==> flow/design.v <==
module RSA_IP #(parameter WIDTH = 3) (
    IN_P, IN_Q, IN_E,
    OUT_N, OUT_D 
);
input  [WIDTH-1:0]   IN_P, IN_Q;
input  [WIDTH*2-1:0] IN_E;
output [WIDTH*2-1:0] OUT_N, OUT_D;
genvar k ; 
assign OUT_N = IN_P * IN_Q ;
wire [WIDTH*2-2:0] phi_N ;
assign phi_N = (IN_P - 1) * (IN_Q - 1) ;
wire        [WIDTH*2-2:0] r        [0:2*WIDTH-1] ;
wire signed [WIDTH*2-1:0] t        [0:2*WIDTH-1] ;
wire        [4:0]         quotient [0:2*WIDTH-1] ;
assign r[0] = phi_N ;
assign t[0] = 0 ;
assign quotient[0] = 0 ;
assign r[1] = IN_E ;
assign t[1] = 1 ;
assign quotient[1] = 0 ;
generate
	for (k=2 ; k< (2*WIDTH) ; k=k+1) begin : gen_d_level
		assign quotient[k] = r[k-2]  /  r[k-1] ; 
		assign t[k] = (r[k-1] ==1)? t[k-1]         : t[k-2]  - quotient[k] * t[k-1] ;
		assign r[k] = (r[k-1] ==1)? 1 				: r[k-2]  - quotient[k] * r[k-1] ;
	end
endgenerate
assign OUT_D =(t[(2*WIDTH)-1] > 0 ) ? t[(2*WIDTH)-1] : t[(2*WIDTH)-1] + phi_N; 
endmodule
module RSA_TOP (
    clk, rst_n, in_valid,
    in_p, in_q, in_e, in_c,
    out_valid, out_m
);
input clk, rst_n, in_valid;
input [3:0] in_p, in_q;
input [7:0] in_e, in_c;
output reg out_valid;
output reg [7:0] out_m;
parameter WIDTH = 4 ;
parameter ST_IN = 0 ;
parameter ST_OUT = 1 ;  
reg current_state  ;
reg next_state  ;
reg  [WIDTH*2-1:0] c_text , c_wait_1 ;
reg  [WIDTH-1  :0] get_p, get_q ;
reg  [WIDTH*2-1:0] get_e ;
reg  [WIDTH*2-1:0] decrypted_text  ;
reg  [WIDTH*2-1:0] decrypted_text_wait_1  ;
wire [WIDTH*2-1:0] OUT_D, OUT_N ;
reg  [WIDTH*2-1:0] private_D , private_N ;
reg  [2:0] count_number ;
reg  [2:0] count_out ; 
integer i  ;
reg count_1 ;
always@(posedge clk, negedge rst_n)
begin
	if(!rst_n)
		begin
			count_1 <= 'd0 ;
		end
	else if (current_state == ST_IN)
		begin
			if (in_valid) begin
				if(count_1 !=1) 
					count_1 <= count_1 + 'd1 ;
			end
		end
	else
		count_1 <= 'd0 ;
end	
reg [2:0] count_8 ;
always@(posedge clk, negedge rst_n)
begin
	if(!rst_n)
		begin
			count_8 <= 'd0 ;
		end
	else if (current_state == ST_IN)
		begin
			if (in_valid) begin
				count_8 <= count_8 + 'd1 ;
			end
		end
	else if (current_state == ST_OUT)
		begin
			count_8 <= count_8 + 'd1 ;
		end
	else
		count_8 <= 'd0 ;
end
always@(posedge clk, negedge rst_n)
begin
	if(!rst_n)
		begin
			get_e <='d0;
			get_p <='d0;
			get_q <='d0;
		end
	else 
		begin
			if (count_1 == 0)
				begin
					get_e <= in_e ;
					get_p <= in_p ;
					get_q <= in_q ;
				end
		end	
end
always@(posedge clk, negedge rst_n)
begin
	if(!rst_n)
		begin
				c_text <= 'd0;
		end
	else if (current_state == ST_IN)
		begin
			if(in_valid ) 
				c_text <= in_c;
		end
end
always@ (posedge clk , negedge rst_n )begin
	if (!rst_n )begin
		c_wait_1 <= 'd0 ;
	end else begin
		c_wait_1 <= c_text ;
	end
end
always@(posedge clk, negedge rst_n)
begin
	if(!rst_n)begin
			private_D <= 'd0;
			private_N <= 'd0;
	end
	else if (current_state == ST_IN)begin
			if (count_1 == 1)begin
				private_D <= OUT_D;
				private_N <= OUT_N;
			end
	end
end
RSA_IP #(.WIDTH(WIDTH)) U0 ( .IN_P(get_p) , .IN_Q(get_q) , .IN_E(get_e) , .OUT_N (OUT_N) , .OUT_D (OUT_D) )  ; 
wire [WIDTH*2-1:0] a0 , a1  ;
wire [WIDTH*4-1:0] a0_square ;
assign a0 = c_wait_1 % private_N ;	 
assign a0_square = a0*a0 ;  
assign a1 = (a0_square)  % private_N ;	 
reg [WIDTH*2-1:0] pipe_a0 , pipe_a1 ;
always@(posedge clk , negedge rst_n)begin
	if (!rst_n)begin
		pipe_a0    <= 'd0 ;
		pipe_a1    <= 'd0 ;
	end else begin
		pipe_a0 <= a0 ;
		pipe_a1 <= a1 ;
	end
end
wire [WIDTH*2-1:0] a0_a1_value ; 
reg [WIDTH*2-1:0] tmp_1_to_2 ;
wire [WIDTH*2-1:0] a2, a3 ;
wire [WIDTH*4-1:0] pipe_a1_square  ;
wire [WIDTH*4-1:0] a2_square   ;
wire [WIDTH*4-1:0] pipe_a0_mult_a1 ;
assign pipe_a1_square  = (pipe_a1 * pipe_a1) ;
assign pipe_a0_mult_a1 = (pipe_a0 * pipe_a1) ; 
assign a2_square   = (a2      * a2 ) ; 
assign a0_a1_value = (pipe_a0_mult_a1  ) % private_N ; 
assign a2          = (pipe_a1_square   ) % private_N ;
assign a3      = (a2_square    ) % private_N ; 
always@(*)begin
	if (private_D[0] == 1  && private_D[1] == 1)begin
		tmp_1_to_2 = a0_a1_value ;
	end else if (private_D[0] == 1  && private_D[1] == 0)begin
		tmp_1_to_2 = pipe_a0 ;
	end else if (private_D[0] == 0  && private_D[1] == 1)begin
		tmp_1_to_2 = pipe_a1 ;
	end else begin   
		tmp_1_to_2 = 0 ;
	end
end
reg [WIDTH*2-1:0] pipe_a3 , pipe_tmp1 , pipe_a2;
always@(posedge clk , negedge rst_n)begin
	if (!rst_n)begin
		pipe_a3    <= 'd0 ;
		pipe_tmp1  <= 'd0 ;
		pipe_a2    <= 'd0 ;
	end else begin
		pipe_tmp1  <= tmp_1_to_2 ;
		pipe_a3    <= a3 ;
		pipe_a2    <= a2 ; 
	end
end
reg [WIDTH*2-1:0] tmp_2_to_3 ;
wire [WIDTH*2-1:0] a4, a5 ;
wire [WIDTH*4-1:0] pipe_a3_square  ;
wire [WIDTH*4-1:0] tmp_a4_square   ;
assign pipe_a3_square  = (pipe_a3 * pipe_a3 ) ;
assign tmp_a4_square   = (a4  * a4  ) ;
assign a4 = (pipe_a3_square )%private_N ; 
assign a5 = (tmp_a4_square  )%private_N ;
wire [WIDTH*4-1:0] pipe_a2_a3 ;
assign pipe_a2_a3 = pipe_a2 * pipe_a3 ; 
wire [WIDTH*2-1:0] a2_a3_value ;
assign a2_a3_value = pipe_a2_a3% private_N ; 
always@(*)begin
	if (private_D[2] == 1  && private_D[3] == 1)begin
		tmp_2_to_3 = a2_a3_value ;
	end else if (private_D[2] == 1  && private_D[3] == 0)begin
		tmp_2_to_3 = pipe_a2 ;
	end else if (private_D[2] == 0  && private_D[3] == 1)begin
		tmp_2_to_3 = pipe_a3 ;
	end else begin   
		tmp_2_to_3 = 0 ;
	end
end
reg [WIDTH*2-1:0] pipe_a5 , pipe_tmp2_0 , pipe_a4 , pipe_tmp2_1 ;
reg in_valid_3 ; 
always@(posedge clk , negedge rst_n)begin
	if (!rst_n)begin
		pipe_a5        <= 'd0 ;
		pipe_a4        <= 'd0 ;
		pipe_tmp2_0    <= 'd0 ;
		pipe_tmp2_1    <= 'd0 ;
	end else begin
		pipe_a5      <= a5 ;
		pipe_a4      <= a4 ;
		pipe_tmp2_0  <= pipe_tmp1 ; 
		pipe_tmp2_1  <= tmp_2_to_3 ; 
	end
end
reg [WIDTH*2-1:0] tmp_3_to_4_0 , tmp_3_to_4_1 ;
wire [WIDTH*2-1:0] a6 ;
wire [WIDTH*4-1:0] pipe_a5_square ;
assign pipe_a5_square = (pipe_a5 * pipe_a5 ) ;
assign a6     = (pipe_a5_square)%private_N ; 
wire [WIDTH*4-1:0] pipe_a4_a5 ;
assign pipe_a4_a5  = pipe_a4 * pipe_a5 ; 
wire [WIDTH*2-1:0] a4_a5_value ;
assign a4_a5_value = pipe_a4_a5 % private_N ; 
wire [WIDTH*4-1:0] pipe_tmp0_tmp1 ;
assign pipe_tmp0_tmp1 = pipe_tmp2_0 * pipe_tmp2_1 ; 
wire [WIDTH*2-1:0] tmp0_tmp1_value ;
assign tmp0_tmp1_value = pipe_tmp0_tmp1 % private_N ; 
always@(*)begin    
	if (private_D[4] == 1  && private_D[5] == 1)begin
		tmp_3_to_4_0 = a4_a5_value ;
	end else if (private_D[4] == 1  && private_D[5] == 0)begin
		tmp_3_to_4_0 = pipe_a4 ;
	end else if (private_D[4] == 0  && private_D[5] == 1)begin
		tmp_3_to_4_0 = pipe_a5 ;
	end else begin   
		tmp_3_to_4_0 = 0 ;
	end
end
always@(*)begin
	if (pipe_tmp2_0 == 0  && pipe_tmp2_1 == 0)begin
		tmp_3_to_4_1 = 0 ;
	end else if (pipe_tmp2_0 == 0 ) begin
		tmp_3_to_4_1 = pipe_tmp2_1 ;
	end else if (pipe_tmp2_1 == 0)begin
		tmp_3_to_4_1 = pipe_tmp2_0 ;
	end else begin  
		tmp_3_to_4_1 = tmp0_tmp1_value ;
	end
end
reg [WIDTH*2-1:0] pipe_a6 , pipe_tmp3_0 , pipe_tmp3_1 ;
always@(posedge clk , negedge rst_n)begin
	if (!rst_n)begin
		pipe_a6	     <= 'd0 ;
		pipe_tmp3_0  <= 'd0 ;
	 	pipe_tmp3_1  <= 'd0 ; 
	end else begin
		pipe_a6	      <= a6 ;
		pipe_tmp3_0   <= tmp_3_to_4_0 ; 
		pipe_tmp3_1   <= tmp_3_to_4_1 ; 
	end
end
reg [WIDTH*2-1:0] tmp_4_to_5 ; 
wire [WIDTH*4-1:0] pipe_tmp3_0_tmp3_1 ;
assign pipe_tmp3_0_tmp3_1 = pipe_tmp3_0 * pipe_tmp3_1 ;
wire [WIDTH*2-1:0] tmp3_0_tmp3_1_value ;
assign  tmp3_0_tmp3_1_value = pipe_tmp3_0_tmp3_1 % private_N ; 
always@(*)begin
	if (pipe_tmp3_0 == 0  && pipe_tmp3_1 == 0)begin
		tmp_4_to_5 = 0 ;
	end else if (pipe_tmp3_0 == 0 ) begin
		tmp_4_to_5 = pipe_tmp3_1 ;
	end else if (pipe_tmp3_1 == 0)begin
		tmp_4_to_5 = pipe_tmp3_0 ;
	end else begin  
		tmp_4_to_5 = tmp3_0_tmp3_1_value ;
	end
end
reg [WIDTH*2-1:0] pipe_tmp5_0, pipe_tmp5_1 ;
always@(posedge clk , negedge rst_n)begin
	if (!rst_n)begin
		pipe_tmp5_0 <= 'd0 ;
		pipe_tmp5_1 <= 'd0 ;
	end else begin
		pipe_tmp5_0 <= pipe_a6 ;
		pipe_tmp5_1 <= tmp_4_to_5 ; 
	end
end
reg [WIDTH*2-1:0] tmp_5_to_6 ; 
wire [WIDTH*4-1:0] pipe_tmp5_0_tmp5_1 ;
assign pipe_tmp5_0_tmp5_1 = pipe_tmp5_0 * pipe_tmp5_1 ;
wire [WIDTH*2-1:0] tmp5_0_tmp5_1_value ;
assign tmp5_0_tmp5_1_value = pipe_tmp5_0_tmp5_1 % private_N ; 
always@(*)begin
	if (private_D[6] == 0  && pipe_tmp5_1 == 0)begin
		tmp_5_to_6 = 0 ;
	end else if (private_D[6] == 0 ) begin
		tmp_5_to_6 = pipe_tmp5_1 ;
	end else if (pipe_tmp5_1 == 0)begin
		tmp_5_to_6 = pipe_tmp5_0 ;
	end else begin  
		tmp_5_to_6 = tmp5_0_tmp5_1_value ;
	end
end
always@(posedge clk , negedge rst_n)begin
	if (!rst_n)begin
		decrypted_text <= 'd0 ;
	end else begin
		decrypted_text <= tmp_5_to_6 ; 
	end
end
always@(posedge clk , negedge rst_n)
begin
	if(!rst_n)
		begin
			out_valid <= 'd0; 
			out_m     <= 'd0; 
		end
	else if (current_state == ST_OUT)
		begin
			out_valid <= 'd1 ;
			out_m	  <= decrypted_text ;
		end
	else 
		begin
			out_valid <= 'd0 ;
			out_m	  <= 'd0 ;
		end
end
always@ (posedge clk , negedge rst_n)
begin
	if (!rst_n ) begin
		current_state <= ST_IN ;
	end else begin
		current_state <= next_state ;
	end
end
always@(*)begin
	case(current_state)
		ST_IN : begin
				if (count_8 == 7 )
					next_state = ST_OUT ; 
				else 
					next_state = ST_IN ; 
		end
		ST_OUT : begin
				if (count_8 == 7)
					next_state = ST_IN ;
				else 
					next_state = ST_OUT ; 
		end
		default : next_state = ST_IN ; 
	endcase
end
endmodule
# --- Reports on RSA_TOP ---
# Tool output for the design above, in the order of the flow.
# Lines are those of the file above, counted from 1.
# Operators carry their Yosys type and port widths (W data, S select, Z words).
setup:
  top_module: "RSA_TOP"
  clock: "clk"
  cell_library: "sky130hd"
  lib_corner: "tt_025C_1v80"

# --- Elaborated design ---
# Counts by Yosys on the flattened word-level netlist (proc, flatten, opt, wreduce). Print and check cells are left out. Cells with the same type and inputs are merged into one.
word_totals:
  reg_bits: 180
  romBits: 0
  ramBits: 0
  clocked_rd_ports_x_width: 0
  latchBits: 0
  wordCells: 162
  n_memories: 0
  inputBits: 27
  out_inout_bits: 9
op_classes:
  reduce_and_logical: 20
  multipliers: 24
  mux: 40
  n_logic: 8
  n_addsub: 16
  n_eq: 7
  n_shift: 0
  div_mod_pow: 19
  compare: 1
ops:
  columns: ["operator", "count"]
  rows:
  - ["$mod A16 B8 Y16", 12]
  - ["$mul A8 B8 Y16", 12]
  - ["$mul A32 B32 Y7", 1]
  - ["$div A7 B7 Y7", 6]
  - ["$mul A5 B8 Y8", 5]
  - ["$mux W8", 25]
  - ["$mul A5 B7 Y7", 5]
  - ["$mod A8 B8 Y8", 1]
  - ["$eq A7 B1 Y1 const B", 6]
  - ["$mux W7", 6]
  - ["$logic_not A8 Y1", 5]
  - ["$sub A7 B7 Y7", 5]
  - ["$mul A4 B4 Y8", 1]
  - ["$sub A8 B8 Y8", 4]
  - ["$logic_and A1 B1 Y1", 12]
  - ["$sub A4 B1 Y5 const B", 2]
  - ["$sub A1 B8 Y8 const A", 1]
  - ["$not A1 Y1", 8]
  - ["$gt A8 B1 Y1 const B", 1]
  - ["$add A7 B7 Y7", 1]
  - ["$sub A1 B5 Y6 const A", 1]
  - ["$mux W3", 2]
  - ["$mux W1", 6]
  - ["$reduce_and A2 Y1", 2]
  - ["$add A3 B1 Y3 const B", 1]
  - ["$eq A3 B3 Y1 const B", 1]
  - ["$reduce_bool A2 Y1", 1]
  - ["$pmux W1 S2", 1]
  - ["$add A1 B1 Y1 const B", 1]

# --- Logic depth ---
# Yosys ltp: most cells in a row. Word level: on the elaborated netlist, between registers, memories and ports. Mapped: between sequential cells and ports; inverters and the memories' decode and read muxes count.
logic_depth:
  ltp_word: 28
  ABC_AREA: 0
  depth_mapped: 428
  ltp_nobuf: 405

# --- Netlist ---
# Yosys stat after the flow's synthesis: flattened, memories mapped to cells. It holds for the ABC_AREA given above (unset counts as 0); a run with the other value may have another netlist.
# Totals and module areas in this step are rounded.
by_type:
  columns: ["cell_type", "count"]
  rows:
  - ["sky130_fd_sc_hd__ha_1", 1973]
  - ["sky130_fd_sc_hd__fa_1", 527]
  - ["sky130_fd_sc_hd__o21a_1", 839]
  - ["sky130_fd_sc_hd__nand2_1", 1307]
  - ["sky130_fd_sc_hd__dfrtp_1", 180]
  - ["sky130_fd_sc_hd__nor2_1", 1149]
  - ["sky130_fd_sc_hd__xnor2_1", 481]
  - ["sky130_fd_sc_hd__inv_1", 1091]
  - ["sky130_fd_sc_hd__nor3_1", 807]
  - ["sky130_fd_sc_hd__mux2_2", 326]
  - ["sky130_fd_sc_hd__o21ai_0", 702]
  - ["sky130_fd_sc_hd__a21oi_1", 665]
  - ["sky130_fd_sc_hd__o31ai_1", 375]
  - ["sky130_fd_sc_hd__a21o_1", 342]
  - ["sky130_fd_sc_hd__and2_1", 329]
  - ["sky130_fd_sc_hd__xor2_1", 229]
  - ["sky130_fd_sc_hd__mux2i_1", 189]
  - ["sky130_fd_sc_hd__nand2b_1", 215]
# Not listed: further types 121, cells in them 2209.
synth_totals:
  yosys_area_mm2: 0.106
  ff_cells: 180
  mapped_cells: 13935
  n_buf: 347
# By module: a second synthesis without flattening, with its own total; a netlist apart from the flattened one above.
hier_totals:
  hier_cells: 14178
  hier_area_mm2: 0.108
# Rows give one instance, submodules left out.
modules:
  columns: ["mod", "area_mm2", "n_cells", "instances"]
  rows:
  - ["RSA_TOP", 0.089, 11697, 1]
  - ["RSA_IP #(WIDTH=4)", 0.0186, 2481, 1]

# --- Timing after synthesis ---
# OpenSTA on the mapped netlist: ideal clock, no wires. The path of least setup slack (recovery checks aside). Input and output delay are each 20% of the period. Register names are those of the netlist, which keeps one name where synthesis merged equal registers.
synth_timing:
  kind: "reg-to-reg"
  start: "reg get_q[0]"
  end: "reg private_D[1]"
  required_time_ns: 89.874
  path_stages: 389
  arrival_ns: 79.550
  path_slack_ns: 10.324
  setup_ns: 0.126
  tclk_ns: 90.0
  delay_ns: 79.676
  n_path_buf: 28
  period_less_setup_slack_ns: 79.676
# "delay_ns" is the arrival time less input delay plus setup time.
# "path_stages": output pins that drive a net of the path, with the launching flip-flop's if there is one; two outputs of one cell count as two.
# "period_less_setup_slack_ns" = period - worst setup slack (recovery checks aside). The figure is calculated, with input and output delays left at 20% of the set period.
# The rows between start and end are the longest chain of elaborated cells between them; the timing report does not say that the signal goes this way. Where chains are equally long, one stands for them.
# A line is the first line of the expression or statement that the cell stems from. Yosys adds cells for indexed reads and writes and turns some case tables into memories.
synth_between:
  path_cell_list: "sky130_fd_sc_hd__dfrtp_1 sky130_fd_sc_hd__clkbuf_1 sky130_fd_sc_hd__inv_1 sky130_fd_sc_hd__ha_1 sky130_fd_sc_hd__xnor2_1 sky130_fd_sc_hd__or2_2 sky130_fd_sc_hd__fa_1 sky130_fd_sc_hd__inv_1 sky130_fd_sc_hd__ha_1 sky130_fd_sc_hd__fa_1 sky130_fd_sc_hd__fa_1 sky130_fd_sc_hd__ha_1 sky130_fd_sc_hd__a21oi_1 sky130_fd_sc_hd__xnor2_1 sky130_fd_sc_hd__xnor2_1 sky130_fd_sc_hd__xnor2_1 sky130_fd_sc_hd__ha_1 sky130_fd_sc_hd__a21oi_1 (+353 left out) sky130_fd_sc_hd__nand2b_1 sky130_fd_sc_hd__a21oi_1 sky130_fd_sc_hd__clkbuf_1 sky130_fd_sc_hd__nand2b_1 sky130_fd_sc_hd__fa_1 sky130_fd_sc_hd__inv_1 sky130_fd_sc_hd__fa_1 sky130_fd_sc_hd__fa_1 sky130_fd_sc_hd__inv_1 sky130_fd_sc_hd__ha_1 sky130_fd_sc_hd__or2_2 sky130_fd_sc_hd__a21oi_1 sky130_fd_sc_hd__a31oi_1 sky130_fd_sc_hd__xnor3_1 sky130_fd_sc_hd__mux2i_1 sky130_fd_sc_hd__or4_1 sky130_fd_sc_hd__clkbuf_1 sky130_fd_sc_hd__a221o_1"
  elab_chain_len: 28
  cells_between: 48
synth_rtl:
  columns: ["item", "line_no", "source"]
  rows:
  - ["from (decl)", 46, "reg  [WIDTH-1  :0] get_p, get_q ;"]
  - ["from (assign)", 98, "get_q <='d0;"]
  - ["from (assign)", 106, "get_q <= in_q ;"]
  - ["$sub A4 B1 Y5", 11, "assign phi_N = (IN_P - 1) * (IN_Q - 1) ;"]
  - ["$mul A32 B32 Y7", 11, null]
  - ["$div A7 B7 Y7", 23, "assign quotient[k] = r[k-2] / r[k-1] ;"]
  - ["$mul A5 B7 Y7", 25, "assign r[k] = (r[k-1] ==1)? 1 : r[k-2] - quotient[k] * r[k-1] ;"]
  - ["$sub A7 B7 Y7", 25, null]
  - ["$mux W7", 25, null]
  - ["$div A7 B7 Y7", 23, null]
  - ["(+14 left out)", null, null]
  - ["$mux W7", 25, null]
  - ["$div A7 B7 Y7", 23, null]
  - ["$mul A5 B8 Y8", 24, "assign t[k] = (r[k-1] ==1)? t[k-1] : t[k-2] - quotient[k] * t[k-1] ;"]
  - ["$sub A8 B8 Y8", 24, null]
  - ["$mux W8", 24, null]
  - ["$add A7 B7 Y7", 28, "assign OUT_D =(t[(2*WIDTH)-1] > 0 ) ? t[(2*WIDTH)-1] : t[(2*WIDTH)-1] + phi_N;"]
  - ["$mux W7", 28, null]
  - ["to (assign)", 132, "private_D <= 'd0;"]
  - ["to (assign)", 137, "private_D <= OUT_D;"]

# --- Path in the finished layout ---
# Path of least setup slack in the final report of stored run 1 (OpenROAD, finished layout, wires in). Where an end is a register, its clock arrival counts in the times.
layout_timing:
  kind: "reg-to-reg"
  start: "reg get_p[2]"
  end: "reg private_D[6]"
  arrival_ns: 76.30
  path_stages: 404
  tclk_ns: 59.5
  path_slack_ns: -16.37
  n_path_buf: 39
  required_time_ns: 59.93
  setup_ns: 0.13
# The rows between start and end are the longest chain of elaborated cells between them; the timing report does not say that the signal goes this way. Where chains are equally long, one stands for them.
layout_between:
  path_cell_list: "sky130_fd_sc_hd__dfrtp_1 sky130_fd_sc_hd__buf_6 sky130_fd_sc_hd__nor3_4 sky130_fd_sc_hd__xnor2_2 sky130_fd_sc_hd__or2_4 sky130_fd_sc_hd__fa_1 sky130_fd_sc_hd__inv_2 sky130_fd_sc_hd__ha_4 sky130_fd_sc_hd__fa_1 sky130_fd_sc_hd__fa_1 sky130_fd_sc_hd__ha_4 sky130_fd_sc_hd__a21oi_2 sky130_fd_sc_hd__xnor2_1 sky130_fd_sc_hd__xnor2_1 sky130_fd_sc_hd__xnor2_2 sky130_fd_sc_hd__buf_6 sky130_fd_sc_hd__ha_4 sky130_fd_sc_hd__a21oi_4 (+368 left out) sky130_fd_sc_hd__fa_1 sky130_fd_sc_hd__ha_4 sky130_fd_sc_hd__xor2_1 sky130_fd_sc_hd__ha_2 sky130_fd_sc_hd__o21bai_4 sky130_fd_sc_hd__a21o_1 sky130_fd_sc_hd__a21o_1 sky130_fd_sc_hd__a21o_1 sky130_fd_sc_hd__a21oi_2 sky130_fd_sc_hd__xnor2_2 sky130_fd_sc_hd__nor3_2 sky130_fd_sc_hd__a21oi_1 sky130_fd_sc_hd__nor4_2 sky130_fd_sc_hd__or4_4 sky130_fd_sc_hd__buf_8 sky130_fd_sc_hd__nand2_8 sky130_fd_sc_hd__xnor2_4 sky130_fd_sc_hd__o21ai_4"
  elab_chain_len: 28
  cells_between: 48
layout_rtl:
  columns: ["item", "line_no", "source"]
  rows:
  - ["from (decl)", 46, "reg  [WIDTH-1  :0] get_p, get_q ;"]
  - ["from (assign)", 97, "get_p <='d0;"]
  - ["from (assign)", 105, "get_p <= in_p ;"]
  - ["$sub A4 B1 Y5", 11, "assign phi_N = (IN_P - 1) * (IN_Q - 1) ;"]
  - ["$mul A32 B32 Y7", 11, null]
  - ["$div A7 B7 Y7", 23, "assign quotient[k] = r[k-2] / r[k-1] ;"]
  - ["$mul A5 B7 Y7", 25, "assign r[k] = (r[k-1] ==1)? 1 : r[k-2] - quotient[k] * r[k-1] ;"]
  - ["$sub A7 B7 Y7", 25, null]
  - ["$mux W7", 25, null]
  - ["$div A7 B7 Y7", 23, null]
  - ["(+14 left out)", null, null]
  - ["$mux W7", 25, null]
  - ["$div A7 B7 Y7", 23, null]
  - ["$mul A5 B8 Y8", 24, "assign t[k] = (r[k-1] ==1)? t[k-1] : t[k-2] - quotient[k] * t[k-1] ;"]
  - ["$sub A8 B8 Y8", 24, null]
  - ["$mux W8", 24, null]
  - ["$add A7 B7 Y7", 28, "assign OUT_D =(t[(2*WIDTH)-1] > 0 ) ? t[(2*WIDTH)-1] : t[(2*WIDTH)-1] + phi_N;"]
  - ["$mux W7", 28, null]
  - ["to (assign)", 132, "private_D <= 'd0;"]
  - ["to (assign)", 137, "private_D <= OUT_D;"]

# Flow measurements of RSA_TOP on sky130hd: 3 stored runs with different settings, listed in no order. Input and output delays are each 20% of the period that was set; the output load is 0.01 pF.
# The results are shown rounded.
runs:
  - name: "stored run 1"
    settings:
      ABC_AREA: 0
      CELL_PAD_IN_SITES_GLOBAL_PLACEMENT: 0
      CORE_UTILIZATION: 65
      GPL_TIMING_DRIVEN: 0
      MAX_ROUTING_LAYER: "met5"
      MIN_ROUTING_LAYER: "met1"
      PLACE_DENSITY_LB_ADDON: 0.05
      SETUP_SLACK_MARGIN: 5.0
      TNS_END_PERCENT: 5
      period_ns: 59.5
      CAP_MARGIN: 20
      CORE_MARGIN: 2
      SLEW_MARGIN: 20
    results:
      final_setup_tns_ns: -322
      ws_setup_ns: -16.4
      design_die_area_mm2: 0.167
      synthesis_area_mm2: 0.106
      stdcell_area_mm2: 0.119
      holdWs_ns: 0.352
  - name: "stored run 2"
    settings:
      ABC_AREA: 1
      CAP_MARGIN: 25
      CELL_PAD_IN_SITES_DETAIL_PLACEMENT: 1
      CELL_PAD_IN_SITES_GLOBAL_PLACEMENT: 2
      CTS_CLUSTER_SIZE: 31
      GPL_ROUTABILITY_DRIVEN: 0
      MAX_ROUTING_LAYER: "met4"
      PLACE_DENSITY_LB_ADDON: 0.22
      SLEW_MARGIN: 40
      period_ns: 53.3
      CORE_MARGIN: 2
      CORE_UTILIZATION: 40
    results:
      final_setup_tns_ns: -424
      ws_setup_ns: -24.1
      design_die_area_mm2: 0.268
      synthesis_area_mm2: 0.105
      stdcell_area_mm2: 0.143
      holdWs_ns: 0.354
  - name: "stored run 3"
    settings:
      CORE_UTILIZATION: 40
      SETUP_SLACK_MARGIN: -2.0
      period_ns: 85.7
      CAP_MARGIN: 20
      CORE_MARGIN: 2
      SLEW_MARGIN: 20
    results:
      final_setup_tns_ns: 0.000
      ws_setup_ns: 4.03
      design_die_area_mm2: 0.27
      synthesis_area_mm2: 0.106
      stdcell_area_mm2: 0.112
      holdWs_ns: 0.354
